==> flow/design.v <==
`timescale 1ns / 1ps
module pcpu(
 input wire clock, enable, reset, start,
 input wire [15:0] d_datain,   
 input wire [15:0] i_datain,   
 output  [7:0] i_addr,
 output  [7:0] d_addr,
 output  [15:0] d_dataout,
 output  d_we
    );
reg [15:0] gr [7:0];
reg nf, zf, cf;
reg cf_q;
reg state, next_state;
reg dw;
reg [7:0] pc;
reg [15:0] id_ir;
reg [15:0] wb_ir;
reg [15:0] ex_ir;
reg [15:0] mem_ir;
reg [15:0] smdr;
reg [15:0] smdr1;
reg signed [15:0] reg_C1;
reg signed [15:0] reg_A;
reg signed [15:0] reg_B;
reg signed [15:0] reg_C;
reg signed [15:0] ALUo;
reg signed [15:0] alu_last;
always @(posedge clock)
	begin
		if (!reset)
			state <= 1'b0;
		else
			state <= next_state;
	end
always @(*)
	begin
		case (state)
			1'b0 : 
				if ((enable == 1'b1) 
				&& (start == 1'b1))
					next_state = 1'b1;
				else	
					next_state = 1'b0;
			1'b1 :
				if ((enable == 1'b0) 
				|| (wb_ir[15:11] == 5'b00001))
					next_state = 1'b0;
				else
					next_state = 1'b1;
		endcase
	end
assign i_addr = pc;  
always @(posedge clock or negedge reset)
	begin
		if (!reset)
			begin
            id_ir <= 16'b0;
            pc <= 8'b0;
			end
		else if (state ==1'b1)
		begin
			if((i_datain[15:11] == 5'b01000 
				||i_datain[15:11] == 5'b10001
				||i_datain[15:11] == 5'b01011
				||i_datain[15:11] == 5'b10111 
				||i_datain[15:11] == 5'b01100 
				||i_datain[15:11] == 5'b01101 
				||i_datain[15:11] == 5'b01111 
				||i_datain[15:11] == 5'b01110) 
			  &&( (id_ir[15:11] == 5'b00010 && (id_ir[10:8]  == i_datain[6:4] || id_ir[10:8]  == i_datain[2:0])) 
			    ||(ex_ir[15:11] == 5'b00010 && (ex_ir[10:8]  == i_datain[6:4] || ex_ir[10:8]  == i_datain[2:0]))
				)
			  )  
			    begin
				   id_ir <= 16'b0;
				   pc <= pc;   
			    end		  			
  			else if (( i_datain[15:11] == 5'b00100
			         ||i_datain[15:11] == 5'b00110
					 ||i_datain[15:11] == 5'b00101
					 ||i_datain[15:11] == 5'b00111
					 ||i_datain[15:11] == 5'b00011)
                    &&((id_ir[15:11] == 5'b00010 &&(id_ir[10:8]  == i_datain[6:4])) 
					  ||(ex_ir[15:11] == 5'b00010 &&(ex_ir[10:8]  == i_datain[6:4]))
					  )
					)
					begin
					   id_ir <= 16'b0;
					   pc <= pc;   
					end 
			else if(id_ir[15:14] == 2'b11 || ex_ir[15:14] == 2'b11)
			        begin
				       id_ir <= 16'b0;
					   pc <= pc;   
					end 
			else
			  begin
				if(((mem_ir[15:11] == 5'b11010)
					&& (zf == 1'b1)) 
				|| ((mem_ir[15:11] == 5'b11011)
					&& (zf == 1'b0)))
				begin
					id_ir <= 16'b0;
					pc <= reg_C[7:0];
				end
				else if(((mem_ir[15:11] == 5'b11100)
					&& (nf == 1'b1)) 
				|| ((mem_ir[15:11] == 5'b11101)
					&& (nf == 1'b0)))
				begin
					id_ir <= 16'b0;
					pc <= reg_C[7:0];
				end
				else if(((mem_ir[15:11] == 5'b11110)
					&& (cf == 1'b1)) 
				|| ((mem_ir[15:11] == 5'b11111)
					&& (cf == 1'b0)))
				begin
					id_ir <= 16'b0;
					pc <= reg_C[7:0];
				end
				else if((mem_ir[15:11] == 5'b11000)			
				|| (mem_ir[15:11] == 5'b11001))
				begin
					id_ir <= 16'b0;
					pc <= reg_C[7:0];
				end
				else
				begin
				    id_ir <= i_datain;
					pc <= pc + 1;
				end
			  end   
		end  
	end  
always @(posedge clock or negedge reset) 
    begin
	    if (!reset)
			begin
				ex_ir <= 16'b0;
				reg_A <= 16'b0;
				reg_B <= 16'b0;
				smdr <= 16'b0;
			end
		else if (state == 1'b1)
			begin
				ex_ir <= id_ir;
				 if ((id_ir[15:14] == 2'b11 && id_ir[15:11] != 5'b11000) 
				|| (id_ir[15:11] == 5'b10000)
				|| (id_ir[15:11] == 5'b01001)
				|| (id_ir[15:11] == 5'b10011))
					reg_A <= gr[id_ir[10:8]];
				else if (id_ir[15:11] == 5'b00010) 
					reg_A <= gr[id_ir[6:4]];
				 else if(id_ir[6:4] == ex_ir[10:8])
				      reg_A <= ALUo;
			    else if(id_ir[6:4] == wb_ir[10:8]) 
				      reg_A <= reg_C1;
			    else if(id_ir[6:4] == mem_ir[10:8]) 
				      reg_A <= reg_C;
				else 
					reg_A <= gr[id_ir[6:4]];
			  if (id_ir[15:11] == 5'b00011)
					begin
						reg_B <= {12'b0000_0000_0000, id_ir[3:0]};  
						smdr <= gr[id_ir[10:8]];  
			      end
				else if(id_ir[2:0] == ex_ir[10:8])
				      reg_B <= ALUo;
			    else if(id_ir[2:0] == wb_ir[10:8]) 
				      reg_B <= reg_C1;
			    else if(id_ir[2:0] == mem_ir[10:8]) 
				      reg_B <= reg_C;
				else if  ((id_ir[15:11] == 5'b01000)
                || (id_ir[15:11] == 5'b10001)
				    || (id_ir[15:11] == 5'b01011)
				    || (id_ir[15:11] == 5'b10111)
				    || (id_ir[15:11] == 5'b01100)
					 || (id_ir[15:11] == 5'b01101)
					 || (id_ir[15:11] == 5'b01111)
					 || (id_ir[15:11] == 5'b01110))
					reg_B <= gr[id_ir[2:0]];
			end
	end		
always @ (*) 
    begin
		ALUo = alu_last;
		cf = cf_q;
		if  (ex_ir[15:11] == 5'b11000)
			ALUo = {8'b0, ex_ir[7:0]};
		else if  (ex_ir[15:14] == 2'b11)
		    ALUo = reg_A + {8'b0, ex_ir[7:0]};
		else 
		begin
			case(ex_ir[15:11])
			5'b00010: ALUo = reg_A + {12'b0000_0000_0000, ex_ir[3:0]};
			5'b00011: ALUo = reg_A + reg_B;
			5'b10000: {cf, ALUo} = reg_A + { ex_ir[7:0], 8'b0 };
			5'b01000: {cf, ALUo} = reg_A + reg_B;
			5'b01001:{cf, ALUo} = reg_A + { 8'b0, ex_ir[7:0] };
			5'b10001: {cf, ALUo} = reg_A + reg_B + cf_q;
			5'b01011: {cf, ALUo} = {{1'b0, reg_A} - reg_B};
			5'b10011: {cf, ALUo} = {1'b0, reg_A }- { 8'b0, ex_ir[7:0] };
			5'b10111:{cf, ALUo} = {{1'b0, reg_A} - reg_B - cf_q};
			5'b01100: {cf, ALUo} = {{1'b0, reg_A} - reg_B};
			5'b01101: {cf, ALUo} = {1'b0, reg_A & reg_B};
			5'b01111: {cf, ALUo} = {1'b0, reg_A | reg_B};
			5'b01110: {cf, ALUo} = {1'b0, reg_A ^ reg_B};
			5'b00100: {cf, ALUo} = {reg_A[4'b1111 - ex_ir[3:0]], reg_A << ex_ir[3:0]};
			5'b00110: {cf, ALUo} = {reg_A[ex_ir[3:0] - 4'b0001], reg_A >> ex_ir[3:0]};
			5'b00101: {cf, ALUo} = {reg_A[ex_ir[3:0] - 4'b0001], reg_A <<< ex_ir[3:0]};
			5'b00111: {cf, ALUo} = {reg_A[4'b1111 - ex_ir[3:0]], reg_A >>> ex_ir[3:0]};
			default: begin
					 end
        endcase								
		end
 end
always @(posedge clock or negedge reset)
    begin
	    if (!reset)
			begin
				alu_last <= 16'b0;
				cf_q <= 1'b0;
			end
		else if (state == 1'b1)
			begin
				alu_last <= ALUo;
				cf_q <= cf;
			end
	end
always @(posedge clock or negedge reset) 
    begin
	    if (!reset)
			begin
				mem_ir <= 16'b0;
				reg_C <= 16'b0;
				dw <= 0;
				nf <= 0;
				zf <= 0;
				smdr1 <= 16'b0;
			end
		else if (state == 1'b1)
			begin
				mem_ir <= ex_ir;
				reg_C <= ALUo;
				if (ex_ir[15:11] == 5'b00011)
					begin
						dw <= 1'b1;
						smdr1 <= smdr;
					end
				else if(ex_ir[15:14] != 2'b11 && ex_ir[15:11] != 5'b00010)
				     begin
				       zf <= (ALUo == 0)? 1:0;
					   nf <= (ALUo[15] == 1'b1)? 1:0;
						dw <= 1'b0;
				     end	
            else		
                 dw <= 1'b0;				
			end		
    end
assign d_dataout = smdr1;
assign d_we = dw;
assign d_addr = reg_C[7:0];
always @(posedge clock or negedge reset) 
    begin
	    if (!reset)
			begin
				wb_ir <= 16'b0;
				reg_C1 <= 16'b0;
			end
		else if (state == 1'b1)
			begin
				wb_ir <= mem_ir;			
				if (mem_ir[15:11] == 5'b00010)
					reg_C1 <= d_datain;
				else if(mem_ir[15:14] != 2'b11)
					reg_C1 <= reg_C;				
			end			
	end
always @(posedge clock or negedge reset) 
    begin
	    if (!reset)
			begin
			   gr[0] <= 16'b0;
				gr[1] <= 16'b0;
				gr[2] <= 16'b0;
				gr[3] <= 16'b0;
				gr[4] <= 16'b0;
				gr[5] <= 16'b0;
				gr[6] <= 16'b0;
				gr[7] <= 16'b0;
			end			
		else if (state == 1'b1)
			begin
				if ((wb_ir[15:14] != 2'b11) 
				   &&(wb_ir[15:11] != 5'b00011)		  
				   &&(wb_ir[15:11] != 5'b01100)
				)
					gr[wb_ir[10:8]] <= reg_C1;
			end	
   end
endmodule
Tool chain data of pcpu:

The steps from the RTL of pcpu to its reports follow in flow order.
Lines are those of the file above, counted from 1.
A cell with n/a has no value.

* top: pcpu
* clock input: clock
* library: sky130hd
* library corner: tt_025C_1v80

Word level:

Source: Yosys, flattened and elaborated. Widths are those after wreduce. Registers that Yosys merges into a memory's read port (data or address) are not register bits. Print and check cells do not count.

* elaborated cells: 268
* register bits: 301
* bits of input ports: 36

* $add $sub $neg: 14
* eq/ne operators: 101
* mux-type cells: 38
* shifts and indexed selects: 6
* bitwise operators: 12
* reduce/logical cells: 73

Operator list (count)
* 16-bit parallel mux with 8-bit select: 3
* 16-bit 2-to-1 mux: 21
* 16-bit parallel mux with 16-bit select: 1
* 5-bit by 4-bit == test with 1-bit output with constant B: 20
* 5-bit == test with constant B: 19
* 16-bit by 16-bit adder with 17-bit output: 3
* 3-bit == test with constant B: 16
* 5-bit by 3-bit == test with 1-bit output with constant B: 8
* 16-bit by 4-bit variable part select with 1-bit output: 2
* 8-bit 2-to-1 mux: 4
* 1-bit logical OR: 31
* 3-bit == test: 10
* 5-bit by 2-bit == test with 1-bit output with constant B: 6
* 3-bit AND reduction: 9
* 3-bit by 2-bit == test with 1-bit output with constant B: 8
* 1-bit logical AND: 17
* 16-bit by 16-bit subtractor with 17-bit output: 1
* 16-bit by 8-bit adder with 17-bit output: 1
* 16-bit by 8-bit subtractor with 17-bit output: 1
* 17-bit by 1-bit adder with 17-bit output: 1
* 17-bit by 1-bit subtractor with 17-bit output: 1
* 16-bit adder: 1
* 16-bit bitwise AND: 1
* 16-bit OR: 1
* 16-bit bitwise XOR: 1
* 16-bit by 4-bit adder with 16-bit output: 1
* 16-bit by 4-bit << shifter with 16-bit output: 1
* 16-bit by 4-bit right shift with 16-bit output: 1

Not listed: further kinds 25, cells in them 54.

Longest topological paths:

Depth = most cells in a row (Yosys ltp): at word level without a register or memory, in the mapped netlist without a sequential cell, where the memories' decode and read muxes count.

* depth after elaboration: 14
* ABC_AREA: 0
* mapped depth: 19
* depth with buffers taken out: 15

Mapped cells and area:

The flow's flattened synthesis, as Yosys stat reports it; memories are mapped. The netlist is that of the ABC_AREA named above (0 if unset); the other value can give another one.
Totals and module areas in this step are rounded.

* buffer cells: 242
* synthesis area: 24100 µm²
* mapped cells: 2745
* mapped flip-flops: 285

Cell types
* sky130_fd_sc_hd__dfrtp_1: count 284, total area 7.11E+03 µm²
* sky130_fd_sc_hd__mux2_2: count 205, total area 2.31E+03 µm²
* sky130_fd_sc_hd__mux4_2: count 58, total area 1.31E+03 µm²
* sky130_fd_sc_hd__ha_1: count 77, total area 963.424 µm²
* sky130_fd_sc_hd__o21ai_0: count 190, total area 950.912 µm²
* sky130_fd_sc_hd__mux2i_1: count 90, total area 900.864 µm²
* sky130_fd_sc_hd__a21oi_1: count 176, total area 880.845 µm²
* sky130_fd_sc_hd__nor2_1: count 223, total area 837.053 µm²
* sky130_fd_sc_hd__nand2_1: count 202, total area 758.227 µm²
* sky130_fd_sc_hd__clkbuf_1: count 193, total area 724.445 µm²
* sky130_fd_sc_hd__xnor2_1: count 64, total area 560.538 µm²
* sky130_fd_sc_hd__o211ai_1: count 63, total area 472.954 µm²
* sky130_fd_sc_hd__a22o_1: count 40, total area 350.336 µm²
* sky130_fd_sc_hd__a211oi_1: count 46, total area 345.331 µm²
* sky130_fd_sc_hd__inv_1: count 90, total area 337.824 µm²
* sky130_fd_sc_hd__nand3_1: count 58, total area 290.278 µm²
* sky130_fd_sc_hd__a221oi_1: count 31, total area 271.51 µm²
* sky130_fd_sc_hd__nor3_1: count 51, total area 255.245 µm²

Other cell types: 77; their cells: 604.

Worst setup path after synthesis:

Source: OpenSTA report_checks on the synthesized netlist (no wires, ideal clock, input and output delay 20% of the period each), path of least setup slack; recovery checks are left aside. Register names are those of the netlist, which keeps one name where synthesis merged equal registers.

* kind: reg2reg
* start: reg ex_ir[2]
* end: reg id_ir[10]
* clock period: 8.0 ns
* required time: 7.879 ns
* path delay: 4.780 ns
* driving pins on the path: 20
* setup time: 0.121 ns
* arrival time: 4.659 ns
* launch time at the first pin: 0.000 ns
* setup slack: 3.220 ns
* synthesis period reached: 4.78 ns

"path delay" = arrival - input delay + setup time.
"driving pins on the path" counts driving pins, that of a launching flip-flop among them; a cell with two outputs on the path counts twice.
"synthesis period reached" = period - worst setup slack (recovery checks aside). The figure is calculated, with input and output delays left at 20% of the set period.
Between the ends stands the longest chain of elaborated cells between them, by number of cells; it is not shown to be the way that was timed. Of several equally long chains one is given.
Each line given opens the expression or statement behind the cell; cells for indexed reads and writes are added by Yosys, which also makes memories of some case tables.
At most two assigning lines are given for a register; there are more.

* cells stage by stage: sky130_fd_sc_hd__dfrtp_1 -> sky130_fd_sc_hd__inv_1 -> sky130_fd_sc_hd__clkbuf_1 -> sky130_fd_sc_hd__buf_1 -> sky130_fd_sc_hd__clkbuf_1 -> sky130_fd_sc_hd__ha_1 -> sky130_fd_sc_hd__clkbuf_1 -> sky130_fd_sc_hd__nand2b_1 -> sky130_fd_sc_hd__a21oi_1 -> sky130_fd_sc_hd__o211ai_1 -> sky130_fd_sc_hd__a2111oi_0 -> sky130_fd_sc_hd__nor2_1 -> sky130_fd_sc_hd__o41ai_1 -> sky130_fd_sc_hd__nor4_1 -> sky130_fd_sc_hd__a311oi_2 -> sky130_fd_sc_hd__nor3_4 -> sky130_fd_sc_hd__and2_4 -> sky130_fd_sc_hd__buf_6 -> sky130_fd_sc_hd__buf_8 -> sky130_fd_sc_hd__a22o_1
* cells in the longest elaborated chain: 14
* elaborated cells between the ends (all ways): 20

RTL lines, path after synthesis
* start: declaration: RTL line 19 `reg [15:0] ex_ir;`
* start: assignment: RTL line 141 `ex_ir <= 16'b0;`
* start: assignment: RTL line 148 `ex_ir <= id_ir;`
* 4-bit subtractor: RTL line 213 `5'b00111: {cf, ALUo} = {reg_A[4'b1111 - ex_ir[3:0]], reg_A >>> ex_ir[3:0]};`
* 16-bit by 4-bit variable part select with 1-bit output: RTL line 213
* 1-bit parallel mux with 10-bit select: RTL line 196 `case(ex_ir[15:11])`
* 1-bit 2-to-1 mux: RTL line 192 `else if (ex_ir[15:14] == 2'b11)`
* 1-bit 2-to-1 mux: RTL line 190 `if (ex_ir[15:11] == 5'b11000)`
* 1-bit inverter: RTL line 118 `&& (cf == 1'b0)))`
* 1-bit logical AND: RTL line 117 `|| ((mem_ir[15:11] == 5'b11111)`
* 1-bit logical OR: RTL line 115 `else if(((mem_ir[15:11] == 5'b11110)`
* 16-bit 2-to-1 mux: RTL line 115
* 16-bit 2-to-1 mux: RTL line 107 `else if(((mem_ir[15:11] == 5'b11100)`
* 16-bit 2-to-1 mux: RTL line 99 `if(((mem_ir[15:11] == 5'b11010)`
* 16-bit 2-to-1 mux: RTL line 92 `else if(id_ir[15:14] == 2'b11 || ex_ir[15:14] == 2'b11)`
* 16-bit 2-to-1 mux: RTL line 79 `else if (( i_datain[15:11] == 5'b00100`
* 16-bit 2-to-1 mux: RTL line 63 `if((i_datain[15:11] == 5'b01000`
* end: assignment: RTL line 58 `id_ir <= 16'b0;`
* end: assignment: RTL line 131 `id_ir <= i_datain;`
* end: declaration: RTL line 17 `reg [15:0] id_ir;`

Worst path after layout:

Path of least setup slack in the final report of run 1 (OpenROAD, finished layout, wires in). Where an end is a register, its clock arrival counts in the times.

* kind: reg2reg
* start: reg reg_A[5]
* end: reg pc[7]
* arrival time: 6.41 ns
* driving pins on the path: 15
* clock period: 7.98 ns
* setup slack: 1.96 ns
* setup time: 0.15 ns
* required time: 8.37 ns
* launch time at the first pin: 0.54 ns

Between the ends stands the longest chain of elaborated cells between them, by number of cells; it is not shown to be the way that was timed. Of several equally long chains one is given.
At most two assigning lines are given for a register; there are more.

* cells stage by stage: sky130_fd_sc_hd__dfrtp_1 -> sky130_fd_sc_hd__inv_1 -> sky130_fd_sc_hd__ha_1 -> sky130_fd_sc_hd__inv_1 -> sky130_fd_sc_hd__o311ai_1 -> sky130_fd_sc_hd__a31oi_1 -> sky130_fd_sc_hd__nor3b_1 -> sky130_fd_sc_hd__and2_0 -> sky130_fd_sc_hd__or4b_4 -> sky130_fd_sc_hd__o31ai_1 -> sky130_fd_sc_hd__a311oi_2 -> sky130_fd_sc_hd__nor3_4 -> sky130_fd_sc_hd__buf_8 -> sky130_fd_sc_hd__mux2i_1 -> sky130_fd_sc_hd__a2bb2oi_1
* cells in the longest elaborated chain: 11
* elaborated cells between the ends (all ways): 20

RTL lines, path after layout
* start: declaration: RTL line 24 `reg signed [15:0] reg_A;`
* start: assignment: RTL line 153 `reg_A <= gr[id_ir[10:8]];`
* start: assignment: RTL line 155 `reg_A <= gr[id_ir[6:4]];`
* 16-bit by 16-bit subtractor with 17-bit output: RTL line 205 `5'b10111:{cf, ALUo} = {{1'b0, reg_A} - reg_B - cf_q};`
* 17-bit by 1-bit subtractor with 17-bit output: RTL line 205
* 1-bit parallel mux with 10-bit select: RTL line 196 `case(ex_ir[15:11])`
* 1-bit 2-to-1 mux: RTL line 192 `else if (ex_ir[15:14] == 2'b11)`
* 1-bit 2-to-1 mux: RTL line 190 `if (ex_ir[15:11] == 5'b11000)`
* 1-bit inverter: RTL line 118 `&& (cf == 1'b0)))`
* 1-bit logical AND: RTL line 117 `|| ((mem_ir[15:11] == 5'b11111)`
* 1-bit logical OR: RTL line 115 `else if(((mem_ir[15:11] == 5'b11110)`
* 8-bit 2-to-1 mux: RTL line 115
* 8-bit 2-to-1 mux: RTL line 107 `else if(((mem_ir[15:11] == 5'b11100)`
* 8-bit 2-to-1 mux: RTL line 99 `if(((mem_ir[15:11] == 5'b11010)`
* end: assignment: RTL line 95 `pc <= pc;`
* end: assignment: RTL line 105 `pc <= reg_C[7:0];`
* end: declaration: RTL line 16 `reg [7:0] pc;`

Measured results for pcpu: 3 stored runs of the Yosys and OpenROAD flow on sky130hd. The settings differ; the order carries no meaning. The constraints put input and output delay at 20% of the set period each and load the outputs with 0.01 pF.
By "reached clock period" is meant the clock period of the run minus its worst setup slack. This is arithmetic on one report: input and output delays are still those of the set period (20% each).
"time of the worst setup path" = time allowed to the worst setup path (clock period - input delay - output delay, where it has them) - its slack; a late launch clock adds to it, a late capture clock takes from it.
"overall power" is the tool's figure for a default switching activity; nothing was simulated.
Results are given in rounded form.

### Run 1

==> flow/run.sh <==
#!/bin/bash
# the make line also repeats the synthesis and layout settings of config.mk as NAME=value (left out here)
make -C /OpenROAD-flow-scripts/flow DESIGN_CONFIG=/design/flow/config.mk WORK_HOME=/design/flow/orfs CLKGATE_MAP_FILE= finish
==> flow/config.mk <==
export PLATFORM = sky130hd
export DESIGN_NAME = pcpu
export DESIGN_NICKNAME = pcpu
export VERILOG_FILES = /design/flow/design.v
export SDC_FILE = /design/flow/constraint.sdc
export NUM_CORES = 4
export LEC_CHECK = 0
export ABC_AREA = 0
export CAP_MARGIN = 0
export CELL_PAD_IN_SITES_GLOBAL_PLACEMENT = 3
export CORE_MARGIN = 4
export CORE_UTILIZATION = 25
export CTS_CLUSTER_DIAMETER = 137
export PLACE_DENSITY_LB_ADDON = 0.28
export SETUP_SLACK_MARGIN = 0.88
export SLEW_MARGIN = 20
==> flow/constraint.sdc <==
create_clock -name core_clock -period 7.98 [get_ports {clock}]
set_input_delay 1.5960 -clock core_clock [delete_from_list [all_inputs] [get_ports {clock}]]
set_output_delay 1.5960 -clock core_clock [all_outputs]
set_load 0.01 [all_outputs]

Results of run 1:
- Full die area: 102,000 µm²
- Worst-case hold slack: 0.482 ns
- Setup TNS: 0.000 ns
- Synthesis area: 24,100 µm²
- Overall power: 14.0 mW
- Utilization: 0.285
- Standard-cell area after layout: 27,200 µm²
- Time of the worst setup path: 6.02 ns
- Critical path type: reg2reg
- Setup slack of the worst path: 1.96 ns
- Reached clock period: 6.018 ns

### Run 2

==> flow/run.sh <==
#!/bin/bash
# the make line also repeats the synthesis and layout settings of config.mk as NAME=value (left out here)
make -C /OpenROAD-flow-scripts/flow DESIGN_CONFIG=/design/flow/config.mk WORK_HOME=/design/flow/orfs CLKGATE_MAP_FILE= finish
==> flow/config.mk <==
export PLATFORM = sky130hd
export DESIGN_NAME = pcpu
export DESIGN_NICKNAME = pcpu
export VERILOG_FILES = /design/flow/design.v
export SDC_FILE = /design/flow/constraint.sdc
export NUM_CORES = 4
export LEC_CHECK = 0
export ABC_AREA = 1
export CAP_MARGIN = 5
export CELL_PAD_IN_SITES_DETAIL_PLACEMENT = 1
export CELL_PAD_IN_SITES_GLOBAL_PLACEMENT = 2
export CORE_MARGIN = 8
export CORE_UTILIZATION = 27
export CTS_CLUSTER_DIAMETER = 246
export CTS_CLUSTER_SIZE = 23
export MAX_ROUTING_LAYER = met5
export MIN_ROUTING_LAYER = met2
export PLACE_DENSITY_LB_ADDON = 0.25
export SETUP_SLACK_MARGIN = 0.99
export SLEW_MARGIN = 20
export TNS_END_PERCENT = 25
==> flow/constraint.sdc <==
create_clock -name core_clock -period 5.97 [get_ports {clock}]
set_input_delay 1.1940 -clock core_clock [delete_from_list [all_inputs] [get_ports {clock}]]
set_output_delay 1.1940 -clock core_clock [all_outputs]
set_load 0.01 [all_outputs]

Results of run 2:
- Full die area: 97,700 µm²
- Worst-case hold slack: 0.496 ns
- Setup TNS: 0.000 ns
- Synthesis area: 23,800 µm²
- Overall power: 15.9 mW
- Utilization: 0.301
- Standard-cell area after layout: 26,200 µm²
- Time of the worst setup path: 4.93 ns
- Critical path type: reg2reg
- Setup slack of the worst path: 1.04 ns
- Reached clock period: 4.928 ns

### Run 3

==> flow/run.sh <==
#!/bin/bash
# the make line also repeats the synthesis and layout settings of config.mk as NAME=value (left out here)
make -C /OpenROAD-flow-scripts/flow DESIGN_CONFIG=/design/flow/config.mk WORK_HOME=/design/flow/orfs CLKGATE_MAP_FILE= finish
==> flow/config.mk <==
export PLATFORM = sky130hd
export DESIGN_NAME = pcpu
export DESIGN_NICKNAME = pcpu
export VERILOG_FILES = /design/flow/design.v
export SDC_FILE = /design/flow/constraint.sdc
export NUM_CORES = 4
export LEC_CHECK = 0
export CAP_MARGIN = 20
export CELL_PAD_IN_SITES_DETAIL_PLACEMENT = 1
export CORE_MARGIN = 4
export CORE_UTILIZATION = 60
export CTS_CLUSTER_SIZE = 24
export GPL_ROUTABILITY_DRIVEN = 0
export MAX_ROUTING_LAYER = met5
export MIN_ROUTING_LAYER = met1
export PLACE_DENSITY_LB_ADDON = 0.1
export SLEW_MARGIN = 5
==> flow/constraint.sdc <==
create_clock -name core_clock -period 5.51 [get_ports {clock}]
set_input_delay 1.1020 -clock core_clock [delete_from_list [all_inputs] [get_ports {clock}]]
set_output_delay 1.1020 -clock core_clock [all_outputs]
set_load 0.01 [all_outputs]

Outcome of run 3: incomplete, routing halted on GRT-0232
